==> flow/design.v <==
module ntt_16point(
    input wire clk,
    input wire rst,
    input wire start,
    input wire [111:0] data_in,
    output reg done,
    output reg [6:0] result_0,
    output reg [6:0] result_1,
    output reg [6:0] result_2,
    output reg [6:0] result_3,
    output reg [6:0] result_4,
    output reg [6:0] result_5,
    output reg [6:0] result_6,
    output reg [6:0] result_7,
    output reg [6:0] result_8,
    output reg [6:0] result_9,
    output reg [6:0] result_10,
    output reg [6:0] result_11,
    output reg [6:0] result_12,
    output reg [6:0] result_13,
    output reg [6:0] result_14,
    output reg [6:0] result_15
);
    localparam Q = 97;
    wire [6:0] omega [0:15];
    wire [6:0] input_data [0:15];
    reg [6:0] data [0:15];
    reg [3:0] stage;
    reg [4:0] i;
    reg computing;
    reg [3:0] m, k, j;
    reg [6:0] t, u, tw;
    reg [4:0] twiddle_idx;
    assign omega[0] = 1;
    assign omega[1] = 27;
    assign omega[2] = 50;
    assign omega[3] = 41;
    assign omega[4] = 96;
    assign omega[5] = 70;
    assign omega[6] = 47;
    assign omega[7] = 56;
    assign omega[8] = 1;
    assign omega[9] = 27;
    assign omega[10] = 50;
    assign omega[11] = 41;
    assign omega[12] = 96;
    assign omega[13] = 70;
    assign omega[14] = 47;
    assign omega[15] = 56;
    genvar gk;
    generate
        for (gk = 0; gk < 16; gk = gk + 1) begin : g_in
            assign input_data[gk] = data_in[7*gk +: 7];
        end
    endgenerate
    function [6:0] mod_mult;
        input [6:0] a;
        input [6:0] b;
        reg [13:0] temp;
        begin
            temp = a * b;
            mod_mult = temp % Q;
        end
    endfunction
    function [6:0] mod_add;
        input [6:0] a;
        input [6:0] b;
        reg [7:0] temp;
        begin
            temp = a + b;
            if (temp >= Q)
                mod_add = temp - Q;
            else
                mod_add = temp[6:0];
        end
    endfunction
    function [6:0] mod_sub;
        input [6:0] a;
        input [6:0] b;
        reg signed [7:0] temp;
        begin
            temp = a - b;
            if (temp < 0)
                mod_sub = temp + Q;
            else
                mod_sub = temp[6:0];
        end
    endfunction
    function [3:0] bit_reverse;
        input [3:0] idx;
        begin
            bit_reverse = {idx[0], idx[1], idx[2], idx[3]};
        end
    endfunction
    always @(posedge clk) begin
        if (rst) begin
            done <= 0;
            computing <= 0;
            stage <= 0;
            i <= 0;
        end else begin
            if (start && !computing) begin
                data[0] <= input_data[bit_reverse(0)];
                data[1] <= input_data[bit_reverse(1)];
                data[2] <= input_data[bit_reverse(2)];
                data[3] <= input_data[bit_reverse(3)];
                data[4] <= input_data[bit_reverse(4)];
                data[5] <= input_data[bit_reverse(5)];
                data[6] <= input_data[bit_reverse(6)];
                data[7] <= input_data[bit_reverse(7)];
                data[8] <= input_data[bit_reverse(8)];
                data[9] <= input_data[bit_reverse(9)];
                data[10] <= input_data[bit_reverse(10)];
                data[11] <= input_data[bit_reverse(11)];
                data[12] <= input_data[bit_reverse(12)];
                data[13] <= input_data[bit_reverse(13)];
                data[14] <= input_data[bit_reverse(14)];
                data[15] <= input_data[bit_reverse(15)];
                computing <= 1;
                done <= 0;
                stage <= 0;
                i <= 0;
            end else if (computing) begin
                if (stage < 4) begin
                    if (i < 16) begin
                        m = 1 << stage;   
                        k = i >> (stage + 1);   
                        j = i & ((1 << (stage + 1)) - 1);   
                        if (j < m) begin
                            twiddle_idx = (j << (4 - stage - 1)) & 15;
                            tw = omega[twiddle_idx];
                            t = mod_mult(tw, data[i + m]);
                            u = data[i];
                            data[i] <= mod_add(u, t);
                            data[i + m] <= mod_sub(u, t);
                        end
                        i <= i + 1;
                    end else begin
                        i <= 0;
                        stage <= stage + 1;
                    end
                end else begin
                    result_0 <= data[0];
                    result_1 <= data[1];
                    result_2 <= data[2];
                    result_3 <= data[3];
                    result_4 <= data[4];
                    result_5 <= data[5];
                    result_6 <= data[6];
                    result_7 <= data[7];
                    result_8 <= data[8];
                    result_9 <= data[9];
                    result_10 <= data[10];
                    result_11 <= data[11];
                    result_12 <= data[12];
                    result_13 <= data[13];
                    result_14 <= data[14];
                    result_15 <= data[15];
                    done <= 1;
                    computing <= 0;
                end
            end
        end
    end
endmodule
Appendix: tool output

* Step by step through the tools: ntt_16point
Module ntt_16point before and after one edit of its RTL, step after step.
Lines under "before" count in the file above, lines under "after" in the edited file.
"change": "after" minus "before" as printed here.
A cell with n/a has no value.
- Design top :: ntt_16point
- Clock input :: clk
- Library :: sky130hd
- Corner :: tt_025C_1v80

* The edit
Unified diff, file above to edited file.
The edited RTL no longer does the same as the RTL above: the edit was made by script, with no optimisation intended.
#+begin_src diff
@@ -68,5 +68,5 @@
         reg [7:0] temp;
         begin
-            temp = a + b;
+            temp = a - b;
             if (temp >= Q)
                 mod_add = temp - Q;
#+end_src

* Word level
Source: Yosys, flattened and elaborated, memories not mapped. Widths are those after wreduce. Print and check cells do not count. Equal cells are merged and count once.
Memory sizes are those after Yosys's memory passes, which may raise the word count (mostly to a power of two), join words into wider ones and drop unused or constant bits.
** Word-level totals
- bits in registers :: before 11, after 11, change 0
- latch bits :: before 0, after 0, change 0
- RAM bits :: before 112, after 112, change 0
- ROM bits :: before 0, after 0, change 0
- memories kept :: before 1, after 1, change 0
- input bits :: before 115, after 115, change 0
- output and inout bits :: before 113, after 113, change 0
- word-level cells :: before 140, after 139, change -1
** Operators by class
- add/subtract/negate cells :: before 10, after 9, change -1
- multipliers :: before 1, after 1, change 0
- divide/modulo/power cells :: before 1, after 1, change 0
- $lt $le $gt $ge :: before 5, after 5, change 0
- eq/ne operators :: before 15, after 15, change 0
- shifts and indexed selects :: before 3, after 3, change 0
- mux-type cells :: before 79, after 79, change 0
- bitwise logic cells :: before 5, after 5, change 0
- reductions and logical operators :: before 16, after 16, change 0
** Operator list
- 7-bit by 7-bit adder with 8-bit output :: before 1, after 0, change -1
Operator kinds equal on both sides are left out: 37.

* Longest topological paths
Yosys ltp: most cells in a row. Word level: on the elaborated netlist, between registers, memories and ports. Mapped: between sequential cells and ports; inverters and the memories' decode and read muxes count.
** Depth
- depth in word-level cells :: before 25, after 25, change 0
- ABC_AREA :: before 0, after 0
- depth in mapped cells :: before 78, after 74, change -4
- gate-level depth less buffers :: before 72, after 70, change -2

* Mapped cells and area
Source: synth_stat.txt of the flow (Yosys; design flattened, memories mapped). It holds for the ABC_AREA given above (unset counts as 0); a run with the other value may have another netlist.
** Cells by type
- sky130_fd_sc_hd__o211ai_1 :: before 52, after 121, change +69
- sky130_fd_sc_hd__nand2_1 :: before 248, after 190, change -58
- sky130_fd_sc_hd__a31oi_1 :: before 45, after 8, change -37
- sky130_fd_sc_hd__nand3_1 :: before 66, after 30, change -36
- sky130_fd_sc_hd__and2_1 :: before 31, after 11, change -20
- sky130_fd_sc_hd__nor2b_1 :: before 27, after 7, change -20
- sky130_fd_sc_hd__a21oi_1 :: before 69, after 53, change -16
- sky130_fd_sc_hd__o21ai_0 :: before 115, after 127, change +12
- sky130_fd_sc_hd__xnor2_1 :: before 44, after 32, change -12
- sky130_fd_sc_hd__nor2_1 :: before 122, after 113, change -9
- sky130_fd_sc_hd__or3_1 :: before 13, after 4, change -9
- sky130_fd_sc_hd__nand2b_1 :: before 10, after 18, change +8
- sky130_fd_sc_hd__clkbuf_1 :: before 67, after 74, change +7
- sky130_fd_sc_hd__nor3_1 :: before 28, after 21, change -7
- sky130_fd_sc_hd__a21o_1 :: before 18, after 12, change -6
- sky130_fd_sc_hd__a211oi_1 :: before 12, after 6, change -6
- sky130_fd_sc_hd__and3_1 :: before 9, after 3, change -6
- sky130_fd_sc_hd__or2_2 :: before 6, after 12, change +6
Cell types equal on both sides are left out: 16.
The list need not be complete.
** Mapped netlist
- cells in the netlist :: before 1653, after 1511, change -142
- chip area (Yosys) (um2) :: before 16917.5, after 16261.8, change -655.7
- sequential area (um2) :: before 7026.7, after 7026.7, change 0.0
- mapped flip-flops :: before 239, after 239, change 0
- buffer cells :: before 83, after 85, change +2

* Path before layout
Source: OpenSTA report_checks on the synthesized netlist (no wires, ideal clock, input and output delay 20% of the period each), path of least setup slack; recovery checks are left aside. Register names are those of the netlist, which keeps one name where synthesis merged equal registers.
** Timing post-synthesis
- kind :: before register to register, after register to register
- start point :: before register stage[2], after register stage[0]
- end point :: before memory data[2][6], after memory data[11][5]
- clock period (ns) :: before 16.0, after 16.0, change 0.0
- library setup time (ns) :: before 0.268, after 0.270, change +0.002
- time at the first pin (ns) :: before 0.000, after 0.000, change 0.000
- data arrival time (ns) :: before 16.409, after 16.341, change -0.068
- data required time (ns) :: before 15.732, after 15.730, change -0.002
- setup slack (ns) :: before -0.677, after -0.612, change +0.065
- delay of the path (ns) :: before 16.677, after 16.611, change -0.066
- driving pins on the path :: before 71, after 67, change -4
- buffers on the path :: before 8, after 7, change -1
- period reached after synthesis (ns) :: before 16.677, after 16.612, change -0.065
"delay of the path" = arrival - input delay + setup time.
"driving pins on the path": output pins that drive a net of the path, with the launching flip-flop's if there is one; two outputs of one cell count as two.
"period reached after synthesis" = period - worst setup slack (recovery checks aside). The figure is calculated, with input and output delays left at 20% of the set period.
The rows between start and end are the longest chain of elaborated cells between them; the timing report does not say that the signal goes this way. Where chains are equally long, one stands for them.
A line is the first line of the expression or statement that the cell stems from. Yosys adds cells for indexed reads and writes and turns some case tables into memories.
At most two assigning lines are given for a register; there are more.
Between the ends, post-synthesis, before:
- Path through :: sky130_fd_sc_hd__dfxtp_1 sky130_fd_sc_hd__clkbuf_1 sky130_fd_sc_hd__or2_2 sky130_fd_sc_hd__nor3_1 sky130_fd_sc_hd__ha_1 sky130_fd_sc_hd__clkbuf_1 sky130_fd_sc_hd__buf_1 sky130_fd_sc_hd__clkbuf_1 sky130_fd_sc_hd__mux4_2 sky130_fd_sc_hd__mux2i_1 sky130_fd_sc_hd__a21oi_1 sky130_fd_sc_hd__nand2_1 sky130_fd_sc_hd__fa_1 sky130_fd_sc_hd__fa_1 sky130_fd_sc_hd__inv_1 sky130_fd_sc_hd__fa_1 sky130_fd_sc_hd__fa_1 sky130_fd_sc_hd__ha_1 (+35 left out) sky130_fd_sc_hd__nor2_2 sky130_fd_sc_hd__mux2_1 sky130_fd_sc_hd__fa_1 sky130_fd_sc_hd__nor2_1 sky130_fd_sc_hd__nor2_1 sky130_fd_sc_hd__nor2_1 sky130_fd_sc_hd__nor2_1 sky130_fd_sc_hd__xnor2_1 sky130_fd_sc_hd__nand2_1 sky130_fd_sc_hd__o31ai_1 sky130_fd_sc_hd__mux2i_1 sky130_fd_sc_hd__a21oi_1 sky130_fd_sc_hd__nor2_1 sky130_fd_sc_hd__xnor2_1 sky130_fd_sc_hd__clkbuf_1 sky130_fd_sc_hd__nand2_1 sky130_fd_sc_hd__o211ai_1 sky130_fd_sc_hd__o21ai_0
- Cells in the longest elaborated chain :: 25
- Elaborated cells on any way between the ends :: 83
- Classes of those cells :: add/sub: 9; mul: 1; div: 1; compare: 4; eq/ne: 15; shift: 3; mux: 39; logic: 1; reduce/logical: 9; memory: 1
** RTL lines, path post-synthesis, before
- start: declaration :: RTL line 28 : reg [3:0] stage;
- start: assignment :: RTL line 99 : stage <= 0;
- start: assignment :: RTL line 140 : stage <= stage + 1;
- 4-bit by 1-bit adder with 5-bit output :: RTL line 128 : j = i & ((1 << (stage + 1)) - 1);
- 1-bit by 5-bit left shift with 4-bit output :: RTL line 128
- 4-bit by 1-bit subtractor with 4-bit output :: RTL line 128
- 4-bit AND :: RTL line 128
- 4-bit by 32-bit left shift with 4-bit output :: RTL line 130 : twiddle_idx = (j << (4 - stage - 1)) & 15;
- 4-bit == test :: RTL line 131 : tw = omega[twiddle_idx];
- 2-bit OR reduction
- (+11 left out)
- 7-bit two-way mux :: RTL line 71 : if (temp >= Q)
- 7-bit two-way mux :: RTL line 129 : if (j < m) begin
- 7-bit two-way mux :: RTL line 125 : if (i < 16) begin
- 7-bit two-way mux :: RTL line 124 : if (stage < 4) begin
- 7-bit two-way mux :: RTL line 123 : end else if (computing) begin
- 7-bit two-way mux :: RTL line 102 : if (start && !computing) begin
- 7-bit two-way mux :: RTL line 96 : if (rst) begin
- end: declaration :: RTL line 27 : reg [6:0] data [0:15];
Between the ends, post-synthesis, after:
- Path through :: sky130_fd_sc_hd__dfxtp_1 sky130_fd_sc_hd__clkbuf_1 sky130_fd_sc_hd__nor4_1 sky130_fd_sc_hd__ha_1 sky130_fd_sc_hd__clkbuf_1 sky130_fd_sc_hd__clkbuf_1 sky130_fd_sc_hd__clkbuf_1 sky130_fd_sc_hd__mux4_2 sky130_fd_sc_hd__nand2_1 sky130_fd_sc_hd__nand2_1 sky130_fd_sc_hd__o21ai_1 sky130_fd_sc_hd__or2_2 sky130_fd_sc_hd__fa_1 sky130_fd_sc_hd__fa_1 sky130_fd_sc_hd__inv_1 sky130_fd_sc_hd__fa_1 sky130_fd_sc_hd__fa_1 sky130_fd_sc_hd__ha_1 (+31 left out) sky130_fd_sc_hd__nand3_1 sky130_fd_sc_hd__mux2_2 sky130_fd_sc_hd__o311a_1 sky130_fd_sc_hd__or2_4 sky130_fd_sc_hd__mux2_4 sky130_fd_sc_hd__fa_1 sky130_fd_sc_hd__a21o_1 sky130_fd_sc_hd__a21oi_1 sky130_fd_sc_hd__xor2_1 sky130_fd_sc_hd__o21ai_0 sky130_fd_sc_hd__a21o_1 sky130_fd_sc_hd__a31oi_1 sky130_fd_sc_hd__a31oi_1 sky130_fd_sc_hd__xnor2_1 sky130_fd_sc_hd__clkbuf_1 sky130_fd_sc_hd__nand2_1 sky130_fd_sc_hd__o211ai_1 sky130_fd_sc_hd__o21ai_0
- Cells in the longest elaborated chain :: 25
- Elaborated cells on any way between the ends :: 82
- Classes of those cells :: add/sub: 8; mul: 1; div: 1; compare: 4; eq/ne: 15; shift: 3; mux: 39; logic: 1; reduce/logical: 9; memory: 1
** RTL lines, path post-synthesis, after
- start: declaration :: RTL line 28 : reg [3:0] stage;
- start: assignment :: RTL line 99 : stage <= 0;
- start: assignment :: RTL line 140 : stage <= stage + 1;
- 4-bit by 1-bit adder with 5-bit output :: RTL line 128 : j = i & ((1 << (stage + 1)) - 1);
- 1-bit by 5-bit left shift with 4-bit output :: RTL line 128
- 4-bit by 1-bit subtractor with 4-bit output :: RTL line 128
- 4-bit AND :: RTL line 128
- 4-bit by 32-bit left shift with 4-bit output :: RTL line 130 : twiddle_idx = (j << (4 - stage - 1)) & 15;
- 4-bit == test :: RTL line 131 : tw = omega[twiddle_idx];
- 2-bit OR reduction
- (+11 left out)
- 7-bit two-way mux :: RTL line 71 : if (temp >= Q)
- 7-bit two-way mux :: RTL line 129 : if (j < m) begin
- 7-bit two-way mux :: RTL line 125 : if (i < 16) begin
- 7-bit two-way mux :: RTL line 124 : if (stage < 4) begin
- 7-bit two-way mux :: RTL line 123 : end else if (computing) begin
- 7-bit two-way mux :: RTL line 102 : if (start && !computing) begin
- 7-bit two-way mux :: RTL line 96 : if (rst) begin
- end: declaration :: RTL line 27 : reg [6:0] data [0:15];

* Worst path after layout
From the final timing report of each run of set A: the path of least setup slack in the routed layout; clock arrival at registers is part of the times.
** Timing post-layout
- kind :: before register to register, after register to register
- start point :: before register stage[2], after register stage[2]
- end point :: before memory data[1][5], after memory data[2][6]
- clock period (ns) :: before 16.0, after 16.0, change 0.0
- library setup time (ns) :: before 0.28, after 0.31, change +0.03
- time at the first pin (ns) :: before 0.53, after 0.56, change +0.03
- data arrival time (ns) :: before 15.74, after 15.54, change -0.20
- data required time (ns) :: before 16.26, after 16.27, change +0.01
- setup slack (ns) :: before 0.53, after 0.73, change +0.20
- driving pins on the path :: before 73, after 62, change -11
- buffers on the path :: before 6, after 4, change -2
The rows between start and end are the longest chain of elaborated cells between them; the timing report does not say that the signal goes this way. Where chains are equally long, one stands for them.
At most two assigning lines are given for a register; there are more.
Between the ends, post-layout, before:
- Path through :: sky130_fd_sc_hd__dfxtp_2 sky130_fd_sc_hd__or2_4 sky130_fd_sc_hd__nor3_4 sky130_fd_sc_hd__ha_4 sky130_fd_sc_hd__fa_2 sky130_fd_sc_hd__buf_12 sky130_fd_sc_hd__buf_12 sky130_fd_sc_hd__buf_4 sky130_fd_sc_hd__mux4_2 sky130_fd_sc_hd__mux2i_1 sky130_fd_sc_hd__a21oi_1 sky130_fd_sc_hd__buf_4 sky130_fd_sc_hd__nand2b_1 sky130_fd_sc_hd__fa_1 sky130_fd_sc_hd__fa_1 sky130_fd_sc_hd__inv_1 sky130_fd_sc_hd__fa_1 sky130_fd_sc_hd__fa_1 (+37 left out) sky130_fd_sc_hd__fa_2 sky130_fd_sc_hd__nor2_1 sky130_fd_sc_hd__nor2_1 sky130_fd_sc_hd__nor2_1 sky130_fd_sc_hd__nor2_1 sky130_fd_sc_hd__o21bai_1 sky130_fd_sc_hd__a21oi_1 sky130_fd_sc_hd__xnor2_1 sky130_fd_sc_hd__o31ai_2 sky130_fd_sc_hd__o31ai_2 sky130_fd_sc_hd__a21oi_2 sky130_fd_sc_hd__buf_6 sky130_fd_sc_hd__nor2_2 sky130_fd_sc_hd__xnor2_2 sky130_fd_sc_hd__buf_12 sky130_fd_sc_hd__nand2_1 sky130_fd_sc_hd__o211ai_1 sky130_fd_sc_hd__o21ai_0
- Cells in the longest elaborated chain :: 25
- Elaborated cells on any way between the ends :: 83
- Classes of those cells :: add/sub: 9; mul: 1; div: 1; compare: 4; eq/ne: 15; shift: 3; mux: 39; logic: 1; reduce/logical: 9; memory: 1
** RTL lines, path post-layout, before
- start: declaration :: RTL line 28 : reg [3:0] stage;
- start: assignment :: RTL line 99 : stage <= 0;
- start: assignment :: RTL line 140 : stage <= stage + 1;
- 4-bit by 1-bit adder with 5-bit output :: RTL line 128 : j = i & ((1 << (stage + 1)) - 1);
- 1-bit by 5-bit left shift with 4-bit output :: RTL line 128
- 4-bit by 1-bit subtractor with 4-bit output :: RTL line 128
- 4-bit AND :: RTL line 128
- 4-bit by 32-bit left shift with 4-bit output :: RTL line 130 : twiddle_idx = (j << (4 - stage - 1)) & 15;
- 4-bit == test :: RTL line 131 : tw = omega[twiddle_idx];
- 2-bit OR reduction
- (+11 left out)
- 7-bit two-way mux :: RTL line 71 : if (temp >= Q)
- 7-bit two-way mux :: RTL line 129 : if (j < m) begin
- 7-bit two-way mux :: RTL line 125 : if (i < 16) begin
- 7-bit two-way mux :: RTL line 124 : if (stage < 4) begin
- 7-bit two-way mux :: RTL line 123 : end else if (computing) begin
- 7-bit two-way mux :: RTL line 102 : if (start && !computing) begin
- 7-bit two-way mux :: RTL line 96 : if (rst) begin
- end: declaration :: RTL line 27 : reg [6:0] data [0:15];
Between the ends, post-layout, after:
- Path through :: sky130_fd_sc_hd__dfxtp_2 sky130_fd_sc_hd__nor2_2 sky130_fd_sc_hd__nand3_1 sky130_fd_sc_hd__inv_1 sky130_fd_sc_hd__fa_1 sky130_fd_sc_hd__buf_4 sky130_fd_sc_hd__mux4_2 sky130_fd_sc_hd__and2_1 sky130_fd_sc_hd__a211oi_2 sky130_fd_sc_hd__a31oi_2 sky130_fd_sc_hd__nand2b_1 sky130_fd_sc_hd__fa_1 sky130_fd_sc_hd__fa_1 sky130_fd_sc_hd__inv_1 sky130_fd_sc_hd__fa_1 sky130_fd_sc_hd__fa_1 sky130_fd_sc_hd__ha_1 sky130_fd_sc_hd__a21o_1 (+26 left out) sky130_fd_sc_hd__xnor2_2 sky130_fd_sc_hd__ha_2 sky130_fd_sc_hd__nand3b_1 sky130_fd_sc_hd__mux2_2 sky130_fd_sc_hd__o311a_1 sky130_fd_sc_hd__or2_4 sky130_fd_sc_hd__mux2_4 sky130_fd_sc_hd__ha_1 sky130_fd_sc_hd__a21o_1 sky130_fd_sc_hd__a21o_1 sky130_fd_sc_hd__a31oi_1 sky130_fd_sc_hd__buf_4 sky130_fd_sc_hd__xnor2_1 sky130_fd_sc_hd__buf_4 sky130_fd_sc_hd__or3_1 sky130_fd_sc_hd__xor2_1 sky130_fd_sc_hd__buf_12 sky130_fd_sc_hd__o21ai_0
- Cells in the longest elaborated chain :: 25
- Elaborated cells on any way between the ends :: 82
- Classes of those cells :: add/sub: 8; mul: 1; div: 1; compare: 4; eq/ne: 15; shift: 3; mux: 39; logic: 1; reduce/logical: 9; memory: 1
** RTL lines, path post-layout, after
- start: declaration :: RTL line 28 : reg [3:0] stage;
- start: assignment :: RTL line 99 : stage <= 0;
- start: assignment :: RTL line 140 : stage <= stage + 1;
- 4-bit by 1-bit adder with 5-bit output :: RTL line 128 : j = i & ((1 << (stage + 1)) - 1);
- 1-bit by 5-bit left shift with 4-bit output :: RTL line 128
- 4-bit by 1-bit subtractor with 4-bit output :: RTL line 128
- 4-bit AND :: RTL line 128
- 4-bit by 32-bit left shift with 4-bit output :: RTL line 130 : twiddle_idx = (j << (4 - stage - 1)) & 15;
- 4-bit == test :: RTL line 131 : tw = omega[twiddle_idx];
- 2-bit OR reduction
- (+11 left out)
- 7-bit two-way mux :: RTL line 71 : if (temp >= Q)
- 7-bit two-way mux :: RTL line 129 : if (j < m) begin
- 7-bit two-way mux :: RTL line 125 : if (i < 16) begin
- 7-bit two-way mux :: RTL line 124 : if (stage < 4) begin
- 7-bit two-way mux :: RTL line 123 : end else if (computing) begin
- 7-bit two-way mux :: RTL line 102 : if (start && !computing) begin
- 7-bit two-way mux :: RTL line 96 : if (rst) begin
- end: declaration :: RTL line 27 : reg [6:0] data [0:15];

* Flow runs
Runs of the flow (Yosys, OpenROAD) on both versions; the two runs of a pair have the same settings. The constraints put input and output delay at 20% of the set period each and load the outputs with 0.01 pF.
Flow settings, set A:
- period_ns :: 16.0
- CAP_MARGIN :: 20
- CORE_MARGIN :: 2
- CORE_UTILIZATION :: 40
- SLEW_MARGIN :: 20
** Results, set A
- synthesis area (um2) :: before 16917.5, after 16261.8, change -655.7
- die area (um2) :: before 43955.2, after 42283.7, change -1671.5
- standard-cell area after layout (um2) :: before 21942.3, after 21369.2, change -573.1
- post-route utilization :: before 0.524, after 0.535, change +0.011
- setup slack of the critical path (ns) :: before 0.525, after 0.732, change +0.207
- sum of negative setup slack (ns) :: before 0.000, after 0.000, change 0.000
- worst hold slack in the final report (ns) :: before 0.449, after 0.462, change +0.013
- total power after layout (W) :: before 0.002822, after 0.002756, change -0.000066
- clock period achieved (ns) :: before 15.475, after 15.268, change -0.207
Flow settings, set B:
- CELL_PAD_IN_SITES_GLOBAL_PLACEMENT :: 0
- CORE_UTILIZATION :: 53
- GPL_ROUTABILITY_DRIVEN :: 0
- MAX_ROUTING_LAYER :: met4
- MIN_ROUTING_LAYER :: met1
- period_ns :: 21.1
- CAP_MARGIN :: 20
- CORE_MARGIN :: 2
- SLEW_MARGIN :: 20
** Results, set B
- synthesis area (um2) :: before 16917.5, after 16261.8, change -655.7
- die area (um2) :: before 33364.7, after 32100.1, change -1264.6
- standard-cell area after layout (um2) :: before 20373.3, after 19860.3, change -513.0
- post-route utilization :: before 0.647, after 0.653, change +0.006
- setup slack of the critical path (ns) :: before 1.701, after 2.622, change +0.921
- sum of negative setup slack (ns) :: before 0.000, after 0.000, change 0.000
- worst hold slack in the final report (ns) :: before 0.455, after 0.454, change -0.001
- total power after layout (W) :: before 0.001933, after 0.001731, change -0.000202
- clock period achieved (ns) :: before 19.399, after 18.478, change -0.921
"clock period achieved" is the run's clock period less its worst setup slack. It is reckoned from that one timing run; input and output delays stay at 20% of the period that was set.
By "total power after layout" is meant OpenSTA's value without simulated activity: inputs other than the clock are taken to toggle once in ten clock periods, and the tool carries that through the logic.
